==> flow/design.v <==
module neuron_intra_Nbits #(
    parameter N = 16,
    parameter N_INPUTS = 16,
    parameter LOG_N_INPUTS = 4  
) (
    input  wire                         clk,
    input  wire                         rst,
    input  wire                         en,
    input  wire signed [N*N_INPUTS-1:0] W,     
    input  wire signed [N*N_INPUTS-1:0] X_N,   
    output reg signed [         N-1:0] Out
);
  wire signed [2*N*N_INPUTS-1:0] prod;
  wire signed [         N-1:0] act_out;
  genvar i;
  generate
    for (i = 0; i < N_INPUTS; i = i + 1) begin : mults
      wire signed [N-1:0] Wi;
      wire signed [N-1:0] Xi;
      assign Wi = W[i*N+:N];
      assign Xi = X_N[i*N+:N];
      assign prod[i*2*N+:2*N] = Wi * Xi;
    end
  endgenerate
  genvar j, k;
  generate
    for (j = 0; j < LOG_N_INPUTS; j = j + 1) begin : ADDER_TREE
      wire signed [2*N*(N_INPUTS >> (j+1))-1:0] sum_stage;
      if(j == 0) begin
        for (k = 0; k < (N_INPUTS >> (j+1)); k = k + 1) begin : STAGE0
          assign sum_stage[2*k*N+:2*N] = prod[2*k*2*N+:2*N] + prod[(2*k+1)*2*N+:2*N];
        end
      end else begin
        for (k = 0; k < (N_INPUTS >> (j+1)); k = k + 1) begin : STAGEJ
          assign sum_stage[2*k*N+:2*N] = ADDER_TREE[j-1].sum_stage[2*k*2*N+:2*N] + ADDER_TREE[j-1].sum_stage[(2*k+1)*2*N+:2*N];
        end
      end
    end
    wire signed [2*N-1:0] sum_all;
    assign sum_all = ADDER_TREE[LOG_N_INPUTS-1].sum_stage;
  endgenerate
  reg signed [2*N-1:0] acc;
  always @(posedge clk or posedge rst) begin
    if (rst) begin
		acc <= 0;
		Out <= 0;
	 end
    else if (en) begin
		acc <= sum_all;
		Out <= act_out;
	 end
  end
  localparam signed [N-1:0] MAX_VAL = {1'b0, {(N-1){1'b1}}};  
  assign act_out = (acc < 0) ? 0 : (acc > MAX_VAL) ? MAX_VAL : acc;
endmodule
Memo
Re: synthesis data of neuron_intra_Nbits

Tool chain data of neuron_intra_Nbits
Each step is given for the RTL above and for the edited RTL.
Lines under "orig" count in the file above, lines under "edited" in the edited file.
"change" is "edited" less "orig", of the values as shown; "rel_change_pct" is that difference over "orig", in percent.
Cell names lack the library's common part.
{"block": "design", "design": "neuron_intra_Nbits", "clk_port": "clk", "library": "sky130hd", "lib_corner": "tt_025C_1v80"}

Edit of the RTL
The edit as a unified diff against the file above.
This change comes from a script, not from a designer. The edited design behaves differently; no optimisation was intended.
begin of diff
@@ -38,5 +38,7 @@
     end
     wire signed [2*N-1:0] sum_all;
-    assign sum_all = ADDER_TREE[LOG_N_INPUTS-1].sum_stage;
+    reg signed [2*N-1:0] sum_all_r;
+    always @(posedge clk) sum_all_r <= ADDER_TREE[LOG_N_INPUTS-1].sum_stage;
+    assign sum_all = sum_all_r;
   endgenerate
   reg signed [2*N-1:0] acc;
end of diff

Word level
Yosys after proc, flatten, opt, wreduce and memory -nomap, before mapping. Enables and synchronous resets that opt folds into registers are not counted as muxes. Memory bits, and registers merged into a memory's read port (data or address), are not among the register bits. Print and check cells are not counted. Equal cells are merged and count once.
{"block": "op_classes", "item": "div", "orig": 0, "edited": 0, "change": 0}
{"block": "op_classes", "item": "logic", "orig": 0, "edited": 0, "change": 0}
{"block": "op_classes", "item": "eq_ne", "orig": 0, "edited": 0, "change": 0}
{"block": "op_classes", "item": "addsub", "orig": 15, "edited": 15, "change": 0, "rel_change_pct": 0.00}
{"block": "op_classes", "item": "n_mul", "orig": 16, "edited": 16, "change": 0, "rel_change_pct": 0.00}
{"block": "op_classes", "item": "n_mux", "orig": 2, "edited": 2, "change": 0, "rel_change_pct": 0.00}
{"block": "op_classes", "item": "cmp", "orig": 2, "edited": 2, "change": 0, "rel_change_pct": 0.00}
{"block": "op_classes", "item": "n_reduce_logical", "orig": 0, "edited": 0, "change": 0}
{"block": "op_classes", "item": "shift", "orig": 0, "edited": 0, "change": 0}
{"block": "ops", "cell": "16-bit by 16-bit multiplier with 32-bit output", "orig": 16, "edited": 16, "change": 0, "rel_change_pct": 0.00}
{"block": "ops", "cell": "32-bit adder", "orig": 15, "edited": 15, "change": 0, "rel_change_pct": 0.00}
{"block": "ops", "cell": "16-bit 2-to-1 mux", "orig": 2, "edited": 2, "change": 0, "rel_change_pct": 0.00}
{"block": "ops", "cell": "32-bit by 16-bit > comparator with 1-bit output with constant B", "orig": 1, "edited": 1, "change": 0, "rel_change_pct": 0.00}
{"block": "ops", "cell": "32-bit by 1-bit < comparator with 1-bit output with constant B", "orig": 1, "edited": 1, "change": 0, "rel_change_pct": 0.00}
{"block": "word_totals", "item": "rom_bits", "orig": 0, "edited": 0, "change": 0}
{"block": "word_totals", "item": "input_bits", "orig": 515, "edited": 515, "change": 0, "rel_change_pct": 0.00}
{"block": "word_totals", "item": "n_memories", "orig": 0, "edited": 0, "change": 0}
{"block": "word_totals", "item": "regBits", "orig": 48, "edited": 80, "change": 32, "rel_change_pct": 66.67}
{"block": "word_totals", "item": "clocked_rd_ports_x_width", "orig": 0, "edited": 0, "change": 0}
{"block": "word_totals", "item": "output_inout_bits", "orig": 16, "edited": 16, "change": 0, "rel_change_pct": 0.00}
{"block": "word_totals", "item": "ramBits", "orig": 0, "edited": 0, "change": 0}
{"block": "word_totals", "item": "latch_bits", "orig": 0, "edited": 0, "change": 0}
{"block": "word_totals", "item": "word_cells", "orig": 37, "edited": 38, "change": 1, "rel_change_pct": 2.70}

Depth
Depth = most cells in a row (Yosys ltp): at word level without a register or memory, in the mapped netlist without a sequential cell, where the memories' decode and read muxes count.
{"block": "depth", "item": "ltp_word", "orig": 5, "edited": 5, "change": 0, "rel_change_pct": 0.00}
{"block": "depth", "item": "ABC_AREA", "orig": "0", "edited": "0"}
{"block": "depth", "item": "ltp_mapped", "orig": 40, "edited": 37, "change": -3, "rel_change_pct": -7.50}
{"block": "depth", "item": "ltp_nobuf", "orig": 39, "edited": 36, "change": -3, "rel_change_pct": -7.69}

Netlist
The flow's flattened synthesis, as Yosys stat reports it; memories are mapped. The netlist is that of the ABC_AREA named above (0 if unset); the other value can give another one.
{"block": "synth_totals", "item": "sequential_area_um2", "orig": 1201.2, "edited": 1841.8, "change": 640.6, "rel_change_pct": 53.33}
{"block": "synth_totals", "item": "stdcells", "orig": 16236, "edited": 16268, "change": 32, "rel_change_pct": 0.20}
{"block": "synth_totals", "item": "mapped_area_um2", "orig": 157941.5, "edited": 158724.7, "change": 783.2, "rel_change_pct": 0.50}
{"block": "synth_totals", "item": "flip_flops", "orig": 48, "edited": 80, "change": 32, "rel_change_pct": 66.67}
{"block": "synth_totals", "item": "buffers", "orig": 522, "edited": 520, "change": -2, "rel_change_pct": -0.38}
{"block": "by_type", "cell": "dfxtp_1", "orig": 0, "edited": 32, "change": 32}
{"block": "by_type", "cell": "nand2_1", "orig": 2113, "edited": 2091, "change": -22, "rel_change_pct": -1.04}
{"block": "by_type", "cell": "mux2_2", "orig": 25, "edited": 47, "change": 22, "rel_change_pct": 88.00}
{"block": "by_type", "cell": "nor2_1", "orig": 48, "edited": 68, "change": 20, "rel_change_pct": 41.67}
{"block": "by_type", "cell": "o31ai_1", "orig": 18, "edited": 1, "change": -17, "rel_change_pct": -94.44}
{"block": "by_type", "cell": "o21ai_0", "orig": 19, "edited": 9, "change": -10, "rel_change_pct": -52.63}
{"block": "by_type", "cell": "a21oi_1", "orig": 23, "edited": 15, "change": -8, "rel_change_pct": -34.78}
{"block": "by_type", "cell": "buf_1", "orig": 13, "edited": 8, "change": -5, "rel_change_pct": -38.46}
{"block": "by_type", "cell": "inv_1", "orig": 5257, "edited": 5261, "change": 4, "rel_change_pct": 0.08}
{"block": "by_type", "cell": "nor3_1", "orig": 0, "edited": 4, "change": 4}
{"block": "by_type", "cell": "clkbuf_1", "orig": 509, "edited": 512, "change": 3, "rel_change_pct": 0.59}
{"block": "by_type", "cell": "o21ai_1", "orig": 5, "edited": 2, "change": -3, "rel_change_pct": -60.00}
{"block": "by_type", "cell": "o21a_1", "orig": 3, "edited": 6, "change": 3, "rel_change_pct": 100.00}
{"block": "by_type", "cell": "a31oi_1", "orig": 1, "edited": 4, "change": 3, "rel_change_pct": 300.00}
{"block": "by_type", "cell": "a21boi_1", "orig": 0, "edited": 3, "change": 3}
{"block": "by_type", "cell": "and2_1", "orig": 1760, "edited": 1762, "change": 2, "rel_change_pct": 0.11}
{"block": "by_type", "cell": "xnor2_1", "orig": 207, "edited": 205, "change": -2, "rel_change_pct": -0.97}
{"block": "by_type", "cell": "nand2b_1", "orig": 162, "edited": 160, "change": -2, "rel_change_pct": -1.23}
Not every row of either side is listed.

Timing after synthesis
OpenSTA on the mapped netlist: ideal clock, no wires. The path of least setup slack (recovery checks aside). Input and output delay are each 20% of the period. Register names are those of the netlist, which keeps one name where synthesis merged equal registers.
{"block": "synth_path", "item": "path_kind", "orig": "input to register", "edited": "input to register"}
{"block": "synth_path", "item": "from", "orig": "in W[63]", "edited": "in W[63]"}
{"block": "synth_path", "item": "to", "orig": "reg acc[31]", "edited": "reg sum_all_r[31]"}
{"block": "synth_path", "item": "path_slack_ps", "orig": 812, "edited": 982, "change": 170}
{"block": "synth_path", "item": "t_arrival_ps", "orig": 12563, "edited": 12446, "change": -117, "rel_change_pct": -0.93}
{"block": "synth_path", "item": "path_buffers", "orig": 1, "edited": 1, "change": 0, "rel_change_pct": 0.00}
{"block": "synth_path", "item": "input_delay_ps", "orig": 2700, "edited": 2700, "change": 0, "rel_change_pct": 0.00}
{"block": "synth_path", "item": "t_first_pin_ps", "orig": 2700, "edited": 2700, "change": 0, "rel_change_pct": 0.00}
{"block": "synth_path", "item": "path_stages", "orig": 35, "edited": 32, "change": -3, "rel_change_pct": -8.57}
{"block": "synth_path", "item": "required_ps", "orig": 13375, "edited": 13428, "change": 53, "rel_change_pct": 0.40}
{"block": "synth_path", "item": "period_ps", "orig": 13500, "edited": 13500, "change": 0, "rel_change_pct": 0.00}
{"block": "synth_path", "item": "delay_ps", "orig": 9988, "edited": 9818, "change": -170, "rel_change_pct": -1.70}
{"block": "synth_path", "item": "setup_ps", "orig": 125, "edited": 72, "change": -53}
{"block": "synth_path", "item": "period_less_setup_slack_ps", "orig": 12688, "edited": 12518, "change": -170, "rel_change_pct": -1.34}
"delay_ps" = arrival - input delay + setup time.
"path_stages" counts driving pins, that of a launching flip-flop among them; a cell with two outputs on the path counts twice.
"period_less_setup_slack_ps" = period - worst setup slack (recovery checks aside). The figure is calculated, with input and output delays left at 20% of the set period.
Between the ends stands the longest chain of elaborated cells between them, by number of cells; it is not shown to be the way that was timed. Of several equally long chains one is given.
Each line given opens the expression or statement behind the cell; cells for indexed reads and writes are added by Yosys, which also makes memories of some case tables.
{"block": "synth_via_orig", "path_cell_list": "clkbuf_1 nand2_1 inv_1 fa_1 fa_1 inv_1 fa_1 fa_1 fa_1 fa_1 inv_1 fa_1 inv_1 fa_1 inv_1 fa_1 fa_1 fa_1 fa_1 inv_1 fa_1 inv_1 ha_1 a21o_1 a21o_1 a21oi_1 o21ai_0 a211o_1 a21oi_2 o21ai_1 a21oi_1 o21ai_1 a21oi_2 xnor2_1 mux2_2", "elab_chain_cells": 5, "cells_between": 5, "cone_lines": 3, "classes_between": "4 x add/sub; 1 x mul"}
{"block": "synth_rtl_orig", "item": "start, declared", "line": 9, "source": "input  wire signed [N*N_INPUTS-1:0] W,"}
{"block": "synth_rtl_orig", "item": "16-bit by 16-bit multiplier with 32-bit output", "line": 22, "source": "assign prod[i*2*N+:2*N] = Wi * Xi;"}
{"block": "synth_rtl_orig", "item": "32-bit adder", "line": 31, "source": "assign sum_stage[2*k*N+:2*N] = prod[2*k*2*N+:2*N] + prod[(2*k+1)*2*N+:2*N];"}
{"block": "synth_rtl_orig", "item": "32-bit adder x3", "line": 35, "source": "assign sum_stage[2*k*N+:2*N] = ADDER_TREE[j-1].sum_stage[2*k*2*N+:2*N] + ADDER_TREE[j-1].sum_stage[(2*k+1)*2*N ..."}
{"block": "synth_rtl_orig", "item": "end, assigned", "line": 45, "source": "acc <= 0;"}
{"block": "synth_rtl_orig", "item": "end, assigned", "line": 49, "source": "acc <= sum_all;"}
{"block": "synth_rtl_orig", "item": "end, declared", "line": 42, "source": "reg signed [2*N-1:0] acc;"}
{"block": "synth_via_edited", "path_cell_list": "clkbuf_1 nand2_1 inv_1 fa_1 fa_1 inv_1 fa_1 fa_1 fa_1 fa_1 inv_1 fa_1 inv_1 fa_1 inv_1 fa_1 fa_1 fa_1 fa_1 inv_1 fa_1 inv_1 ha_1 a21o_1 a21o_1 a21o_1 a221o_1 a221o_1 nor3_1 a31oi_1 a31oi_1 xnor2_1", "elab_chain_cells": 5, "cells_between": 5, "cone_lines": 3, "classes_between": "4 x add/sub; 1 x mul"}
{"block": "synth_rtl_edited", "item": "start, declared", "line": 9, "source": "input  wire signed [N*N_INPUTS-1:0] W,"}
{"block": "synth_rtl_edited", "item": "16-bit by 16-bit multiplier with 32-bit output", "line": 22, "source": "assign prod[i*2*N+:2*N] = Wi * Xi;"}
{"block": "synth_rtl_edited", "item": "32-bit adder", "line": 31, "source": "assign sum_stage[2*k*N+:2*N] = prod[2*k*2*N+:2*N] + prod[(2*k+1)*2*N+:2*N];"}
{"block": "synth_rtl_edited", "item": "32-bit adder x3", "line": 35, "source": "assign sum_stage[2*k*N+:2*N] = ADDER_TREE[j-1].sum_stage[2*k*2*N+:2*N] + ADDER_TREE[j-1].sum_stage[(2*k+1)*2*N ..."}
{"block": "synth_rtl_edited", "item": "end, assigned", "line": 41, "source": "always @(posedge clk) sum_all_r <= ADDER_TREE[LOG_N_INPUTS-1].sum_stage;"}
{"block": "synth_rtl_edited", "item": "end, declared", "line": 40, "source": "reg signed [2*N-1:0] sum_all_r;"}

Timing after layout
Path of least setup slack in the final report of the runs of pair A (OpenROAD, finished layout, wires in). Where an end is a register, its clock arrival counts in the times.
The report prints the path's times to 10 ps; the period is as set.
{"block": "layout_path", "item": "path_kind", "orig": "input to register", "edited": "input to register"}
{"block": "layout_path", "item": "from", "orig": "in W[63]", "edited": "in W[239]"}
{"block": "layout_path", "item": "to", "orig": "reg acc[31]", "edited": "reg sum_all_r[31]"}
{"block": "layout_path", "item": "required_ps", "orig": 13680, "edited": 13720, "change": 40, "rel_change_pct": 0.29}
{"block": "layout_path", "item": "t_first_pin_ps", "orig": 2700, "edited": 2700, "change": 0, "rel_change_pct": 0.00}
{"block": "layout_path", "item": "path_stages", "orig": 35, "edited": 32, "change": -3, "rel_change_pct": -8.57}
{"block": "layout_path", "item": "t_arrival_ps", "orig": 13350, "edited": 13410, "change": 60, "rel_change_pct": 0.45}
{"block": "layout_path", "item": "path_buffers", "orig": 2, "edited": 2, "change": 0, "rel_change_pct": 0.00}
{"block": "layout_path", "item": "input_delay_ps", "orig": 2700, "edited": 2700, "change": 0, "rel_change_pct": 0.00}
{"block": "layout_path", "item": "period_ps", "orig": 13500, "edited": 13500, "change": 0, "rel_change_pct": 0.00}
{"block": "layout_path", "item": "path_slack_ps", "orig": 330, "edited": 300, "change": -30}
{"block": "layout_path", "item": "setup_ps", "orig": 110, "edited": 130, "change": 20}
Between the ends stands the longest chain of elaborated cells between them, by number of cells; it is not shown to be the way that was timed. Of several equally long chains one is given.
{"block": "layout_via_orig", "path_cell_list": "clkdlybuf4s50_1 buf_4 and2_1 fa_1 fa_1 inv_1 fa_1 fa_1 fa_1 fa_1 inv_1 fa_2 inv_1 fa_1 inv_1 fa_1 fa_1 fa_1 fa_1 inv_1 fa_1 inv_1 ha_1 a21o_1 a21o_1 a21oi_1 o21ai_0 a211o_1 a21oi_2 o21ai_1 a21oi_1 o21ai_1 a21oi_2 xnor2_1 mux2_2", "elab_chain_cells": 5, "cells_between": 5, "cone_lines": 3, "classes_between": "4 x add/sub; 1 x mul"}
{"block": "layout_rtl_orig", "item": "start, declared", "line": 9, "source": "input  wire signed [N*N_INPUTS-1:0] W,"}
{"block": "layout_rtl_orig", "item": "16-bit by 16-bit multiplier with 32-bit output", "line": 22, "source": "assign prod[i*2*N+:2*N] = Wi * Xi;"}
{"block": "layout_rtl_orig", "item": "32-bit adder", "line": 31, "source": "assign sum_stage[2*k*N+:2*N] = prod[2*k*2*N+:2*N] + prod[(2*k+1)*2*N+:2*N];"}
{"block": "layout_rtl_orig", "item": "32-bit adder x3", "line": 35, "source": "assign sum_stage[2*k*N+:2*N] = ADDER_TREE[j-1].sum_stage[2*k*2*N+:2*N] + ADDER_TREE[j-1].sum_stage[(2*k+1)*2*N ..."}
{"block": "layout_rtl_orig", "item": "end, assigned", "line": 45, "source": "acc <= 0;"}
{"block": "layout_rtl_orig", "item": "end, assigned", "line": 49, "source": "acc <= sum_all;"}
{"block": "layout_rtl_orig", "item": "end, declared", "line": 42, "source": "reg signed [2*N-1:0] acc;"}
{"block": "layout_via_edited", "path_cell_list": "clkdlybuf4s50_1 and2_1 fa_1 clkinvlp_4 fa_1 fa_1 inv_1 fa_1 inv_1 fa_1 inv_1 fa_1 fa_1 fa_1 fa_1 buf_12 fa_1 fa_1 fa_1 inv_1 fa_1 inv_1 ha_1 a21o_1 a21o_1 a21o_1 a221o_1 a221o_1 nor3_1 a31oi_1 a31oi_1 xnor2_1", "elab_chain_cells": 5, "cells_between": 5, "cone_lines": 3, "classes_between": "4 x add/sub; 1 x mul"}
{"block": "layout_rtl_edited", "item": "start, declared", "line": 9, "source": "input  wire signed [N*N_INPUTS-1:0] W,"}
{"block": "layout_rtl_edited", "item": "16-bit by 16-bit multiplier with 32-bit output", "line": 22, "source": "assign prod[i*2*N+:2*N] = Wi * Xi;"}
{"block": "layout_rtl_edited", "item": "32-bit adder", "line": 31, "source": "assign sum_stage[2*k*N+:2*N] = prod[2*k*2*N+:2*N] + prod[(2*k+1)*2*N+:2*N];"}
{"block": "layout_rtl_edited", "item": "32-bit adder x3", "line": 35, "source": "assign sum_stage[2*k*N+:2*N] = ADDER_TREE[j-1].sum_stage[2*k*2*N+:2*N] + ADDER_TREE[j-1].sum_stage[(2*k+1)*2*N ..."}
{"block": "layout_rtl_edited", "item": "end, assigned", "line": 41, "source": "always @(posedge clk) sum_all_r <= ADDER_TREE[LOG_N_INPUTS-1].sum_stage;"}
{"block": "layout_rtl_edited", "item": "end, declared", "line": 40, "source": "reg signed [2*N-1:0] sum_all_r;"}

Layout results
Runs of the flow (Yosys, OpenROAD) on both versions; the two runs of a pair have the same settings. The constraints put input and output delay at 20% of the set period each and load the outputs with 0.01 pF.
{"block": "settings_pair_A", "CORE_UTILIZATION": 40, "period_ns": 13.5, "CAP_MARGIN": 20, "CORE_MARGIN": 2, "SLEW_MARGIN": 20}
{"block": "measured_pair_A", "item": "final_hold_ws_ps", "orig": 487, "edited": 459, "change": -28}
{"block": "measured_pair_A", "item": "ys_area_um2", "orig": 157941.5, "edited": 158724.7, "change": 783.2, "rel_change_pct": 0.50}
{"block": "measured_pair_A", "item": "die_um2", "orig": 399898.0, "edited": 401867.0, "change": 1969.0, "rel_change_pct": 0.49}
{"block": "measured_pair_A", "item": "final_cell_area_um2", "orig": 175932.0, "edited": 175402.0, "change": -530.0, "rel_change_pct": -0.30}
{"block": "measured_pair_A", "item": "setup_tns_ps", "orig": 0, "edited": 0, "change": 0}
{"block": "measured_pair_A", "item": "achieved_period_ps", "orig": 13170, "edited": 13197, "change": 27, "rel_change_pct": 0.21}
{"block": "measured_pair_A", "item": "setup_worst_slack_ps", "orig": 330, "edited": 303, "change": -27}
{"block": "settings_pair_B", "CORE_ASPECT_RATIO": 1.24, "CORE_MARGIN": 5, "CORE_UTILIZATION": 48, "CTS_CLUSTER_SIZE": 48, "GPL_ROUTABILITY_DRIVEN": 0, "GPL_TIMING_DRIVEN": 1, "SETUP_SLACK_MARGIN": -0.33, "SLEW_MARGIN": 15, "TNS_END_PERCENT": 85, "period_ns": 21.1, "CAP_MARGIN": 20}
{"block": "measured_pair_B", "item": "final_hold_ws_ps", "orig": 498, "edited": 459, "change": -39}
{"block": "measured_pair_B", "item": "ys_area_um2", "orig": 157941.5, "edited": 158724.7, "change": 783.2, "rel_change_pct": 0.50}
{"block": "measured_pair_B", "item": "die_um2", "orig": 340683.0, "edited": 342342.0, "change": 1659.0, "rel_change_pct": 0.49}
{"block": "measured_pair_B", "item": "final_cell_area_um2", "orig": 167280.0, "edited": 168467.0, "change": 1187.0, "rel_change_pct": 0.71}
{"block": "measured_pair_B", "item": "setup_tns_ps", "orig": 0, "edited": 0, "change": 0}
{"block": "measured_pair_B", "item": "achieved_period_ps", "orig": 15510, "edited": 15546, "change": 36, "rel_change_pct": 0.23}
{"block": "measured_pair_B", "item": "setup_worst_slack_ps", "orig": 5590, "edited": 5554, "change": -36}
By "achieved_period_ps" is meant the clock period of the run minus its worst setup slack. This is arithmetic on one report: input and output delays are still those of the set period (20% each).
